==> flow/design.v <==
module ALU(A, B, op, zero, out);
	input signed[31:0] A, B;
	input[2:0] op;
	output zero;
	output[31:0] out;
	assign out = (op==3'b000) ? A + B:
			(op==3'b001) ? A - B:
			(op==3'b010) ? A & B:
			(op==3'b011) ? A | B:
			(op==3'b100) ? A ^ B:
			(op==3'b101) ? ((A < B)? 1 : 0) : 0;
	assign zero = ~|out;
endmodule
module adder32bit(A, B, out);
	input[31:0] A, B;
	output[31:0] out;
	assign out = A + B;
endmodule
module controller(op, func3, func7, regWrite, resultSrc, memWrite, jal, branch, jalr, ALUControl, ALUSrc, immSrc);
	input[6:0] op, func7;
	input[2:0] func3;
	output reg[2:0] ALUControl, immSrc;
	output reg[1:0] resultSrc;
	output reg memWrite, jal, branch, jalr, ALUSrc, regWrite;
	parameter[6:0] RTYPE = 7'b0110011, ITYPE = 7'b0010011, STYPE = 7'b0100011, JTYPE = 7'b1101111,
		 BTYPE = 7'b1100011, UTYPE = 7'b0110111, LWTYPE = 7'b0000011, JALRTYPE = 7'b1100111;
	parameter[9:0] ADD = 10'b0000000000, SUB = 10'b0100000000, AND = 10'b0000000111, OR = 10'b0000000110, SLT = 10'b0000000010;
	parameter[2:0] LW = 3'b010, ADDI = 3'b000, XORI = 3'b100, ORI = 3'b110, SLTI = 3'b010, JALR = 3'b000, 
			SW = 3'b010,
			BEQ = 3'b000, BNE = 3'b001, BLT = 3'b100, BGE = 3'b101; 
	always@(op, func3, func7)
	begin
		{regWrite, resultSrc, memWrite, jal, branch, jalr, ALUControl, ALUSrc, immSrc} = 14'b0;
		case(op)
			RTYPE:
			begin
				{regWrite, resultSrc, memWrite, jal, branch, jalr, ALUSrc} = 8'b1000_0000;
				case({func7, func3})
					ADD: ALUControl = 3'b000;
					SUB: ALUControl = 3'b001;
					AND: ALUControl = 3'b010;
					OR: ALUControl = 3'b011;
					SLT: ALUControl = 3'b101;
				endcase
			end
			ITYPE:
			begin
				{regWrite, resultSrc, memWrite, jal, branch, jalr, ALUSrc, immSrc} = 11'b1000_0001_000;
				case(func3)
					ADDI: ALUControl = 3'b000;
					XORI: ALUControl = 3'b100;
					ORI: ALUControl = 3'b011;
					SLTI: ALUControl = 3'b101;
				endcase
			end
			STYPE: {regWrite, memWrite, jal, branch, jalr, ALUControl, ALUSrc, immSrc} = 12'b0100_0000_1001;
			JTYPE: {regWrite, resultSrc, memWrite, jal, branch, jalr, immSrc} = 10'b1100_1000_10;
			BTYPE: 
			begin
				{regWrite, memWrite, jal, branch, jalr, ALUSrc, immSrc} = 9'b0001_0001_1;
				case(func3)
					BEQ:
					begin
						ALUControl <= 3'b001;
					end
					BNE:
					begin
						ALUControl <= 3'b001;
					end
					BLT:
					begin
						ALUControl <= 3'b101;
					end
					BGE:
					begin
						ALUControl <= 3'b101;
					end
				endcase
			end
			UTYPE: {regWrite, resultSrc, memWrite, jal, branch, jalr, immSrc} = 10'b1110_0001_00;
			LWTYPE: {regWrite, resultSrc, memWrite, jal, branch, jalr, ALUControl, ALUSrc, immSrc} = 14'b1010_0000_0010_00;
			JALRTYPE: {regWrite, resultSrc, memWrite, jal, branch, jalr, ALUControl, ALUSrc, immSrc} = 14'b1100_0010_0010_00;
		endcase
	end
endmodule
module decoder(jalr, jal, branch, zero, LSB, func3, PCSrc);
	input jalr, jal, branch, zero, LSB;
	input[2:0] func3;
	output reg[1:0] PCSrc;
	parameter[2:0] BEQ = 3'b000, BNE = 3'b001, BLT = 3'b100, BGE = 3'b101;
	always@(jalr, jal, branch, zero, LSB, func3)
	begin
		if(jal)
			PCSrc = 2'b01;
		else if(jalr)
			PCSrc = 2'b10;
		else if(branch)
		begin
			case(func3)
				BEQ: PCSrc = zero ? 2'b01 : 2'b00;
				BNE: PCSrc = zero ? 2'b00 : 2'b01;
				BLT: PCSrc = LSB ? 2'b01 : 2'b00;
				BGE: PCSrc = LSB ? 2'b00 : 2'b01;
				default: PCSrc = 2'b00;
			endcase
		end
		else
			PCSrc = 2'b00;
	end
endmodule
module FDReg(clk, en, clr, instRF, PCF, PCPlus4F, instRD, PCD, PCPlus4D);
	input clk, en, clr;
	input[31:0] instRF, PCF, PCPlus4F;
	output reg[31:0] instRD, PCD, PCPlus4D;
	always@(posedge clk)
	begin
		if(clr)
			{instRD, PCD, PCPlus4D} <= 96'b0;
		else if(~en) 
			{instRD, PCD, PCPlus4D} <= {instRF, PCF, PCPlus4F};
		else
			{instRD, PCD, PCPlus4D} <= {instRD, PCD, PCPlus4D};
	end
endmodule
module DEReg(clk, clr, regWriteD, resultSrcD, memWriteD, jalD, branchD, jalrD, ALUControlD, ALUSrcD,func3D ,RD1D, RD2D, PCD, RS1D, RS2D, RDD,
		immExtD, PCPlus4D, regWriteE, resultSrcE, memWriteE, jalE, branchE, jalrE, ALUControlE, ALUSrcE, func3E, RD1E, RD2E, PCE, RS1E,
		RS2E, RDE, immExtE, PCPlus4E);
	input clk, clr;
	input regWriteD;
	input[1:0] resultSrcD;
	input memWriteD, jalD, branchD, jalrD;
	input[2:0] ALUControlD;
	input ALUSrcD;
	input[2:0] func3D;
	input[31:0] RD1D, RD2D, PCD;
	input[4:0] RS1D, RS2D, RDD;
	input[31:0] immExtD, PCPlus4D;
	output reg regWriteE;
	output reg[1:0] resultSrcE;
	output reg memWriteE, jalE, branchE, jalrE;
	output reg[2:0] ALUControlE;
	output reg ALUSrcE;
	output reg[2:0] func3E;
	output reg[31:0] RD1E, RD2E, PCE;
	output reg[4:0] RS1E, RS2E, RDE;
	output reg[31:0] immExtE, PCPlus4E;
	always@(posedge clk)
	begin
		if(clr)
			{regWriteE, resultSrcE, memWriteE, jalE, branchE, jalrE, ALUControlE, ALUSrcE, func3E, RD1E, RD2E, PCE, RS1E, RS2E,
			RDE, immExtE, PCPlus4E} <= 0;
		else
			{regWriteE, resultSrcE, memWriteE, jalE, branchE, jalrE, ALUControlE, ALUSrcE, func3E, RD1E, RD2E, PCE, RS1E, RS2E, RDE,
			immExtE, PCPlus4E} <= {regWriteD, resultSrcD, memWriteD, jalD, branchD, jalrD, ALUControlD, ALUSrcD, func3D, RD1D, RD2D,
			PCD, RS1D, RS2D, RDD, immExtD, PCPlus4D};
	end
endmodule
module EMReg(clk, rst, regWriteE, resultSrcE, memWriteE, ALUResultE, writeDataE, RDE, immExtE, PCPlus4E, regWriteM, resultSrcM, memWriteM,
		ALUResultM, writeDataM, RDM, immExtM, PCPlus4M);
	input clk, rst;
	input regWriteE;
	input[1:0] resultSrcE;
	input memWriteE;
	input[31:0] ALUResultE, writeDataE;
	input[4:0] RDE;
	input[31:0] immExtE, PCPlus4E;
	output reg regWriteM;
	output reg[1:0] resultSrcM;
	output reg memWriteM;
	output reg[31:0] ALUResultM, writeDataM;
	output reg[4:0] RDM;
	output reg[31:0] immExtM, PCPlus4M;
	always@(posedge clk)
	begin
		if(rst)
			{regWriteM, resultSrcM, memWriteM} <= 0;
		else
		{regWriteM, resultSrcM, memWriteM, ALUResultM, writeDataM, RDM, immExtM, PCPlus4M} <= {regWriteE, resultSrcE, memWriteE,
		ALUResultE, writeDataE, RDE, immExtE, PCPlus4E};
	end
endmodule
module MWReg(clk, rst, regWriteM, resultSrcM, ALUResultM, readDataM, RDM, immExtM, PCPlus4M, regWriteW, resultSrcW, ALUResultW, readDataW, RDW,
		immExtW, PCPlus4W);
	input clk, rst;
	input regWriteM;
	input[1:0] resultSrcM;
	input[31:0] ALUResultM, readDataM;
	input[4:0] RDM;
	input[31:0] immExtM, PCPlus4M;
	output reg regWriteW;
	output reg[1:0] resultSrcW;
	output reg[31:0] ALUResultW, readDataW;
	output reg[4:0] RDW;
	output reg[31:0] immExtW, PCPlus4W;
	always@(posedge clk)
	begin
		if(rst)
			{regWriteW, resultSrcW} <= 0;
		else
		{regWriteW, resultSrcW, ALUResultW, readDataW, RDW, immExtW, PCPlus4W} <= {regWriteM, resultSrcM, ALUResultM, readDataM, RDM,
		immExtM, PCPlus4M};
	end
endmodule
module hazardUnit(RS1D, RS2D, RS1E, RS2E, RDE, PCSrcE, resultSrcE, RDM, regWriteM, RDW, regWriteW, resultSrcM, resultSrcW, stallF, stallD, flushD, flushE, forwardAE,
		forwardBE);
	input[4:0] RS1D, RS2D, RS1E, RS2E, RDE;
	input[1:0] PCSrcE, resultSrcE;
	input[4:0] RDM;
	input regWriteM;
	input[4:0] RDW;
	input regWriteW;
	input[1:0] resultSrcM, resultSrcW;
	output reg stallF, stallD, flushD, flushE;
	output reg[1:0] forwardAE, forwardBE;
	reg lwStall;
	always@(RS1D, RS2D, RS1E, RS2E, RDE, PCSrcE, resultSrcE, RDM, regWriteM, RDW, regWriteW, resultSrcM, resultSrcW)
	begin
		{stallF, stallD, flushD, flushE, forwardAE, forwardBE} = 0; 
		if(RS1E == RDM && resultSrcM==2'b11 && RS1E!=0)
			forwardAE = 2'b11;
		else if (((RS1E == RDM) && regWriteM) && RS1E!=0)
			forwardAE = 2'b10;
		else if ((RS1E == RDW && regWriteW && RS1E!=0) || (RS1E == RDW && resultSrcW==2'b11 && RS1E!=0))
			forwardAE = 2'b01;
		else
			forwardAE = 2'b00;
		if(RS2E == RDM && resultSrcM==2'b11 && RS2E!=0)
			forwardBE = 2'b11;
		else if (((RS2E == RDM) && regWriteM) && RS2E!=0)
			forwardBE = 2'b10;
		else if ((RS2E == RDW && regWriteW && RS2E!=0) || (RS2E == RDW && resultSrcW==2'b11 && RS2E!=0))
			forwardBE = 2'b01;
		else
			forwardBE = 2'b00;
		if(((RS1D == RDE) || (RS2D == RDE)) && (resultSrcE == 2'b01))
			lwStall = 1'b1;
		else
			lwStall = 1'b0;
		{stallF, stallD} = {lwStall, lwStall};
		if(PCSrcE != 2'b00)
			flushD = 1'b1;
		else
			flushD = 1'b0;
		if(PCSrcE != 2'b00 || lwStall == 1)
			flushE = 1'b1;
		else
			flushE = 1'b0;
	end
endmodule
module immExtend(in, immSrc, out);
	input[31:7] in;
	input[2:0] immSrc;
	output[31:0] out;
	assign out = (immSrc == 3'b000) ? {{20{in[31]}}, in[31:20]}:
		(immSrc == 3'b001) ? {{20{in[31]}}, in[31:25], in[11:7]}:
		(immSrc == 3'b010) ? {{12{in[31]}}, in[31], in[19:12], in[20], in[30:21], 1'b0}:
		(immSrc == 3'b011) ? {{19{in[31]}}, in[31], in[7], in[30:25], in[11:8], 1'b0}:
		(immSrc == 3'b100) ? {in[31:12], 12'b0}:
		32'b0;
endmodule
module mux2to1(i0, i1, sel, out);
	input[31:0] i0, i1;
	input sel;
	output[31:0] out;
	assign out = (sel==1'b0) ? i0:
			(sel==1'b1) ? i1 : 0;
endmodule
module mux3to1(i0, i1, i2, sel, out);
	input[31:0] i0, i1, i2;
	input[1:0] sel;
	output[31:0] out;
	assign out = (sel==2'b00) ? i0:
			(sel==2'b01) ? i1:
			(sel==2'b10) ? i2: 0;
endmodule
module mux4to1(i0, i1, i2, i3, sel, out);
	input[31:0] i0, i1, i2, i3;
	input[1:0] sel;
	output[31:0] out;
	assign out = (sel==2'b00) ? i0:
			(sel==2'b01) ? i1:
			(sel==2'b10) ? i2:
			(sel==2'b11) ? i3: 0;
endmodule
module reg32bit(in, clk, rst, en, out);
	input[31:0] in;
	input clk, rst, en;
	output reg[31:0] out;
	always@(posedge clk)
	begin
		if(rst)
			out <= 32'b0;
		else if(~en)
			out <= in;
		else
			out <= out;
	end
endmodule
module regFile(A1, A2, A3, WD, regWrite, clk, RD1, RD2);
	input[4:0] A1, A2, A3;
	input[31:0] WD;
	input regWrite, clk;
	output[31:0] RD1, RD2;
	reg[31:0] mem[0:31];
	assign RD1 = (A1 == 5'b0) ? 32'b0 : mem[A1];
	assign RD2 = (A2 == 5'b0) ? 32'b0 : mem[A2];
	always@(negedge clk) 
	begin
		if(regWrite && A3!=32'b0)
			mem[A3] <= WD;
		else
			mem[A3] <= mem[A3];
	end
endmodule
module dataPath(clk, rst, instRF, readDataM, PCFOut, ALUResultMOut, writeDataMOut, memWriteMOut, regWriteD, resultSrcD, memWriteD, jalD, branchD, jalrD, ALUControlD, ALUSrcD, immSrcD, stallF, stallD, flushD, 
		flushE, forwardAE, forwardBE, op, func3, func7, RS1DOut, RS2DOut, RS1EOut, RS2EOut, RDEOut, PCSrcEOut, resultSrcEOut,
		RDMOut, regWriteMOut, RDWOut, regWriteWOut, resultSrcMOut, resultSrcWOut);
	input clk, rst;
	input[31:0] instRF, readDataM;
	output[31:0] PCFOut, ALUResultMOut, writeDataMOut;
	output memWriteMOut;
	input regWriteD;
	input[1:0] resultSrcD;
	input memWriteD, jalD, branchD, jalrD;
	input[2:0] ALUControlD;
	input ALUSrcD;
	input[2:0] immSrcD;
	input stallF, stallD, flushD, flushE;
	input[1:0] forwardAE, forwardBE;
	output[6:0] op;
	output[2:0] func3;
	output[6:0] func7;
	output[4:0] RS1DOut, RS2DOut;
	output[4:0] RS1EOut, RS2EOut, RDEOut;
	output[1:0] PCSrcEOut, resultSrcEOut;
	output[4:0] RDMOut;
	output regWriteMOut;
	output[4:0] RDWOut;
	output regWriteWOut;
	output[1:0] resultSrcMOut, resultSrcWOut;
	wire[31:0] PCFNext, PCF, PCPlus4F;
	wire[31:0] instRD;
	wire[2:0] func3D; 
	wire[31:0] RD1D, RD2D, PCD;
	wire[4:0] RS1D, RS2D, RDD; 
	wire[31:0] immExtD, PCPlus4D;
	wire regWriteE;
	wire[1:0] resultSrcE;
	wire memWriteE, jalE, branchE, jalrE;
	wire[2:0] ALUControlE;
	wire ALUSrcE;
	wire[2:0] func3E;
	wire[31:0] RD1E, RD2E, PCE;
	wire[4:0] RS1E, RS2E, RDE;
	wire[31:0] immExtE, PCPlus4E;
	wire[31:0] srcAE, srcBE, writeDataE, ALUResultE, PCTargetE;
	wire zeroE;
	wire regWriteM;
	wire[1:0] resultSrcM;
	wire memWriteM;
	wire[31:0] ALUResultM, writeDataM;
	wire[4:0] RDM;
	wire[31:0] immExtM, PCPlus4M;
	wire regWriteW;
	wire[1:0] resultSrcW;
	wire[31:0] ALUResultW, readDataW;
	wire[4:0] RDW;
	wire[31:0] immExtW, PCPlus4W, resultW;
	wire[1:0] PCSrcE;
	mux3to1 PCMux(PCPlus4F, PCTargetE, ALUResultE, PCSrcE, PCFNext);
	reg32bit PCReg(PCFNext, clk, rst, stallF, PCF);
	adder32bit addWith4(PCF, 4, PCPlus4F);
	FDReg myFDReg(clk, stallD, flushD | rst, instRF, PCF, PCPlus4F, instRD, PCD, PCPlus4D);
	regFile myRegFile(instRD[19:15], instRD[24:20], RDW, resultW, regWriteW, clk, RD1D, RD2D);
	immExtend myImmExt(instRD[31:7], immSrcD, immExtD);
	DEReg myDEReg(clk, flushE | rst, regWriteD, resultSrcD, memWriteD, jalD, branchD, jalrD, ALUControlD, ALUSrcD, func3D, RD1D, RD2D, PCD, RS1D,
			RS2D, RDD, immExtD, PCPlus4D, regWriteE, resultSrcE, memWriteE, jalE, branchE, jalrE, ALUControlE, ALUSrcE, func3E,
			RD1E, RD2E, PCE, RS1E, RS2E, RDE, immExtE, PCPlus4E);
	mux4to1 forwardAMux(RD1E, resultW, ALUResultM, immExtM, forwardAE, srcAE);
	mux4to1 forwardBMux(RD2E, resultW, ALUResultM, immExtM,forwardBE, writeDataE);
	mux2to1 srcBEMux(writeDataE, immExtE, ALUSrcE, srcBE);
	adder32bit addWithImm(PCE, immExtE, PCTargetE);
	ALU myALU(srcAE, srcBE, ALUControlE, zeroE, ALUResultE);
	EMReg myEMReg(clk, rst, regWriteE, resultSrcE, memWriteE, ALUResultE, writeDataE, RDE, immExtE, PCPlus4E, regWriteM, resultSrcM, memWriteM,
		ALUResultM, writeDataM, RDM, immExtM, PCPlus4M);
	MWReg myMWReg(clk, rst, regWriteM, resultSrcM, ALUResultM, readDataM, RDM, immExtM, PCPlus4M, regWriteW, resultSrcW, ALUResultW, readDataW,
			RDW, immExtW, PCPlus4W);
	mux4to1 resultMux(ALUResultW, readDataW, PCPlus4W, immExtW, resultSrcW, resultW);
	decoder DCD(jalrE, jalE, branchE, zeroE, ALUResultE[0], func3E, PCSrcE);
	assign func3D = instRD[14:12];
	assign RS1D = instRD[19:15];
	assign RS2D = instRD[24:20];
	assign RDD = instRD[11:7];
	assign op = instRD[6:0];
	assign func3 = instRD[14:12];
	assign func7 = instRD[31:25];
	assign PCFOut = PCF;
	assign ALUResultMOut = ALUResultM;
	assign writeDataMOut = writeDataM;
	assign memWriteMOut = memWriteM;
	assign RS1DOut = RS1D;
	assign RS2DOut = RS2D;
	assign RS1EOut = RS1E;
	assign RS2EOut = RS2E;
	assign RDEOut = RDE;
	assign PCSrcEOut = PCSrcE;
	assign resultSrcEOut = resultSrcE;
	assign RDMOut = RDM;
	assign regWriteMOut = regWriteM;
	assign RDWOut = RDW;
	assign regWriteWOut = regWriteW;
	assign resultSrcMOut = resultSrcM;
	assign resultSrcWOut = resultSrcW;
endmodule
module CPU(clk, rst, imem_addr, imem_rdata, dmem_addr, dmem_wdata, dmem_we, dmem_rdata);
	input clk, rst;
	output[31:0] imem_addr;
	input[31:0] imem_rdata;
	output[31:0] dmem_addr, dmem_wdata;
	output dmem_we;
	input[31:0] dmem_rdata;
	wire[4:0] RS1D, RS2D, RS1E, RS2E, RDE;
	wire[1:0] PCSrcE, resultSrcE;
	wire[4:0] RDM;
	wire regWriteM;
	wire[4:0] RDW;
	wire regWriteW, stallF, stallD, flushD, flushE;
	wire[1:0] forwardAE, forwardBE;
	wire[1:0] resultSrcM, resultSrcW;
	wire[6:0] op;
	wire[2:0] func3;
	wire[6:0] func7;
	wire regWrite;
	wire[1:0] resultSrc;
	wire memWrite, jal, branch, jalr;
	wire[2:0] ALUControl;
	wire ALUSrc;
	wire[2:0] immSrc;
	hazardUnit HU(RS1D, RS2D, RS1E, RS2E, RDE, PCSrcE, resultSrcE, RDM, regWriteM, RDW, regWriteW, resultSrcM, resultSrcW, stallF,
			stallD, flushD, flushE, forwardAE, forwardBE);
	dataPath DP(clk, rst, imem_rdata, dmem_rdata, imem_addr, dmem_addr, dmem_wdata, dmem_we, regWrite, resultSrc, memWrite, jal, branch, jalr, ALUControl, ALUSrc, immSrc, stallF, stallD, flushD, 
		flushE, forwardAE, forwardBE, op, func3, func7, RS1D, RS2D, RS1E, RS2E, RDE, PCSrcE, resultSrcE,
		RDM, regWriteM, RDW, regWriteW, resultSrcM, resultSrcW);
	controller CU(op, func3, func7, regWrite, resultSrc, memWrite, jal, branch, jalr, ALUControl, ALUSrc, immSrc);
endmodule
== Tool chain data of CPU ==
Tool output for the design above, in the order of the flow.
Lines are those of the file above, counted from 1.
Library cell names are shortened.
The mark - stands for no value.
Design
  top module: CPU
  clock port: clk
  standard-cell library: sky130hd
  library corner: tt_025C_1v80

== Elaborated design ==
Yosys after proc, flatten, opt, wreduce and memory -nomap, before mapping. Enables and synchronous resets that opt folds into registers are not counted as muxes. Print and check cells are not counted. Equal cells are merged and count once.
Memory sizes are those after Yosys's memory passes, which may raise the word count (mostly to a power of two), join words into wider ones and drop unused or constant bits.
Operators by class
  multiplexer cells: 62
  equal/unequal tests: 49
  bitwise gates (word level): 6
  reduce/logical cells: 45
  $add $sub $neg: 4
  order comparisons: 1
Operators with widths (count)
  2-to-1 mux 32 bit: 29
  adder 32 bit: 2
  adder 32 x 3 -> 32 bit with constant B: 1
  subtractor 32 bit: 1
  less-than comparator 32 bit: 1
  bitwise AND 32 bit: 1
  OR 32 bit: 1
  XOR 32 bit: 1
  OR reduction 32 bit: 1
  equality test 5 bit: 6
  equality test 3 bit with constant B: 8
  parallel mux 3 bit (select 4 bit): 2
  equality test 7 x 6 -> 1 bit with constant B: 3
  equality test 7 bit with constant B: 3
  equality test 10 x 3 -> 1 bit with constant B: 2
  2-to-1 mux 1 bit: 19
  logical AND 1 bit: 18
  parallel mux 3 bit (select 3 bit): 2
  equality test 2 bit with constant B: 8
  equality test 3 x 2 -> 1 bit with constant B: 5
  nonzero test 5 bit: 3
  2-to-1 mux 2 bit: 7
  equality test 3 x 1 -> 1 bit with constant B: 4
  zero test 3 bit: 4
  equality test 10 x 2 -> 1 bit with constant B: 1
  equality test 10 x 9 -> 1 bit with constant B: 1
  equality test 2 x 1 -> 1 bit with constant B: 5
  OR reduction 2 bit: 5
Other operator kinds: 14; their cells: 23.
Word-level totals
  bits in registers: 526
  input bits: 66
  memory cells: 1
  word width x clocked read ports: 64
  output and inout bits: 97
  RAM bits: 1024
Memory list
  DP.myRegFile.mem: depth 32, width 32, rd ports 2, wr ports 1, line 304  | reg[31:0] mem[0:31];

== Longest topological paths ==
Depth = most cells in a row (Yosys ltp): at word level without a register or memory, in the mapped netlist without a sequential cell, where the memories' decode and read muxes count.
Depth
  depth after elaboration: 32
  ABC_AREA: 1
  gate-level depth with buffers: 44

== Netlist ==
The flow's flattened synthesis, as Yosys stat reports it; memories are mapped. The netlist is that of the ABC_AREA named above (0 if unset); the other value can give another one.
The area totals of this step are shown rounded.
Cells by type
  edfxtp_1: count 1290, area in all 3.87E+04 um^2
  o21ai_0: count 1318, area in all 6.6E+03 um^2
  dfxtp_1: count 320, area in all 6.41E+03 um^2
  nand2_1: count 1515, area in all 5.69E+03 um^2
  a21oi_1: count 737, area in all 3.69E+03 um^2
  inv_1: count 940, area in all 3.53E+03 um^2
  nor2_1: count 778, area in all 2.92E+03 um^2
  o211ai_1: count 278, area in all 2.09E+03 um^2
  nand3_1: count 398, area in all 1991.91 um^2
  clkbuf_1: count 464, area in all 1741.67 um^2
  ha_1: count 128, area in all 1.6E+03 um^2
  nor2_4: count 92, area in all 1.04E+03 um^2
  nand4_1: count 105, area in all 656.88 um^2
  o22ai_1: count 91, area in all 569.296 um^2
  xor2_1: count 50, area in all 437.92 um^2
  a211oi_1: count 58, area in all 435.418 um^2
  nor3_1: count 62, area in all 310.298 um^2
  buf_1: count 60, area in all 225.216 um^2
Other cell types: 41; their cells: 295.
Synthesis totals
  flip-flop cells: 1610
  cell count: 8979
  synthesis area: 80900 um^2

## Implementation results

Settings and measured results of 4 stored flow runs for module CPU (sky130hd), not sorted in any way. The constraints put input and output delay at 20% of the set period each and load the outputs with 0.01 pF.
"worst setup path time": the worst setup path's part of the clock period (all of it between registers, 20% less for each end at a port) less its slack. A launch clock that arrives late makes it longer, a capture clock that arrives late makes it shorter.
Results are given in rounded form.

Job 1
==> flow/run.sh <==
#!/bin/bash
# the make line also repeats the synthesis and layout settings of config.mk as NAME=value (left out here)
make -C /OpenROAD-flow-scripts/flow DESIGN_CONFIG=/design/flow/config.mk WORK_HOME=/design/flow/orfs CLKGATE_MAP_FILE= finish
==> flow/config.mk <==
export PLATFORM = sky130hd
export DESIGN_NAME = CPU
export DESIGN_NICKNAME = CPU
export VERILOG_FILES = /design/flow/design.v
export SDC_FILE = /design/flow/constraint.sdc
export NUM_CORES = 4
export LEC_CHECK = 0
export ABC_AREA = 1
export CAP_MARGIN = 20
export CELL_PAD_IN_SITES_DETAIL_PLACEMENT = 2
export CORE_ASPECT_RATIO = 1.37
export CORE_MARGIN = 2
export CORE_UTILIZATION = 64
export CTS_CLUSTER_DIAMETER = 176
export CTS_CLUSTER_SIZE = 19
export MAX_ROUTING_LAYER = met4
export MIN_ROUTING_LAYER = met1
export PLACE_DENSITY_LB_ADDON = 0.18
export SETUP_SLACK_MARGIN = -0.38
export SLEW_MARGIN = 20
==> flow/constraint.sdc <==
create_clock -name core_clock -period 10.6 [get_ports {clk}]
set_input_delay 2.1200 -clock core_clock [delete_from_list [all_inputs] [get_ports {clk}]]
set_output_delay 2.1200 -clock core_clock [all_outputs]
set_load 0.01 [all_outputs]

==> results of job 1 <==
did not finish, placement stopped with DPL-0033

Job 2
==> flow/run.sh <==
#!/bin/bash
# the make line also repeats the synthesis and layout settings of config.mk as NAME=value (left out here)
make -C /OpenROAD-flow-scripts/flow DESIGN_CONFIG=/design/flow/config.mk WORK_HOME=/design/flow/orfs CLKGATE_MAP_FILE= finish
==> flow/config.mk <==
export PLATFORM = sky130hd
export DESIGN_NAME = CPU
export DESIGN_NICKNAME = CPU
export VERILOG_FILES = /design/flow/design.v
export SDC_FILE = /design/flow/constraint.sdc
export NUM_CORES = 4
export LEC_CHECK = 0
export ABC_AREA = 1
export CAP_MARGIN = 25
export CELL_PAD_IN_SITES_DETAIL_PLACEMENT = 2
export CELL_PAD_IN_SITES_GLOBAL_PLACEMENT = 2
export CORE_ASPECT_RATIO = 1.89
export CORE_MARGIN = 2
export CORE_UTILIZATION = 43
export CTS_CLUSTER_DIAMETER = 213
export CTS_CLUSTER_SIZE = 25
export GPL_ROUTABILITY_DRIVEN = 0
export GPL_TIMING_DRIVEN = 0
export MAX_ROUTING_LAYER = met4
export MIN_ROUTING_LAYER = met2
export PLACE_DENSITY_LB_ADDON = 0.2
export SETUP_SLACK_MARGIN = 1.1
export SLEW_MARGIN = 5
export TNS_END_PERCENT = 15
==> flow/constraint.sdc <==
create_clock -name core_clock -period 7.93 [get_ports {clk}]
set_input_delay 1.5860 -clock core_clock [delete_from_list [all_inputs] [get_ports {clk}]]
set_output_delay 1.5860 -clock core_clock [all_outputs]
set_load 0.01 [all_outputs]

==> results of job 2 <==
did not finish, clock tree synthesis stopped with DPL-0033

Job 3
==> flow/run.sh <==
#!/bin/bash
# the make line also repeats the synthesis and layout settings of config.mk as NAME=value (left out here)
make -C /OpenROAD-flow-scripts/flow DESIGN_CONFIG=/design/flow/config.mk WORK_HOME=/design/flow/orfs CLKGATE_MAP_FILE= finish
==> flow/config.mk <==
export PLATFORM = sky130hd
export DESIGN_NAME = CPU
export DESIGN_NICKNAME = CPU
export VERILOG_FILES = /design/flow/design.v
export SDC_FILE = /design/flow/constraint.sdc
export NUM_CORES = 4
export LEC_CHECK = 0
export CAP_MARGIN = 20
export CORE_MARGIN = 2
export CORE_UTILIZATION = 40
export SLEW_MARGIN = 20
==> flow/constraint.sdc <==
create_clock -name core_clock -period 10.0 [get_ports {clk}]
set_input_delay 2.0000 -clock core_clock [delete_from_list [all_inputs] [get_ports {clk}]]
set_output_delay 2.0000 -clock core_clock [all_outputs]
set_load 0.01 [all_outputs]

==> results of job 3 <==
chip area after synthesis (Yosys): 76000 um^2
die area: 194000 um^2
standard-cell area of the final layout: 90800 um^2
worst setup slack after layout: 0.500 ns
total negative slack: 0.000 ns
worst setup path time: 9.50 ns
worst setup path kind: reg2reg

Job 4
==> flow/run.sh <==
#!/bin/bash
# the make line also repeats the synthesis and layout settings of config.mk as NAME=value (left out here)
make -C /OpenROAD-flow-scripts/flow DESIGN_CONFIG=/design/flow/config.mk WORK_HOME=/design/flow/orfs CLKGATE_MAP_FILE= finish
==> flow/config.mk <==
export PLATFORM = sky130hd
export DESIGN_NAME = CPU
export DESIGN_NICKNAME = CPU
export VERILOG_FILES = /design/flow/design.v
export SDC_FILE = /design/flow/constraint.sdc
export NUM_CORES = 4
export LEC_CHECK = 0
export ABC_AREA = 1
export CAP_MARGIN = 20
export CELL_PAD_IN_SITES_GLOBAL_PLACEMENT = 3
export CORE_MARGIN = 2
export CORE_UTILIZATION = 40
export CTS_CLUSTER_DIAMETER = 119
export GPL_ROUTABILITY_DRIVEN = 1
export MIN_ROUTING_LAYER = met1
export PLACE_DENSITY = 0.4
export SLEW_MARGIN = 20
==> flow/constraint.sdc <==
create_clock -name core_clock -period 8.66 [get_ports {clk}]
set_input_delay 1.7320 -clock core_clock [delete_from_list [all_inputs] [get_ports {clk}]]
set_output_delay 1.7320 -clock core_clock [all_outputs]
set_load 0.01 [all_outputs]

==> results of job 4 <==
chip area after synthesis (Yosys): 80900 um^2
die area: 206000 um^2
standard-cell area of the final layout: 95900 um^2
worst setup slack after layout: 0.625 ns
total negative slack: 0.000 ns
worst setup path time: 8.04 ns
worst setup path kind: reg2reg
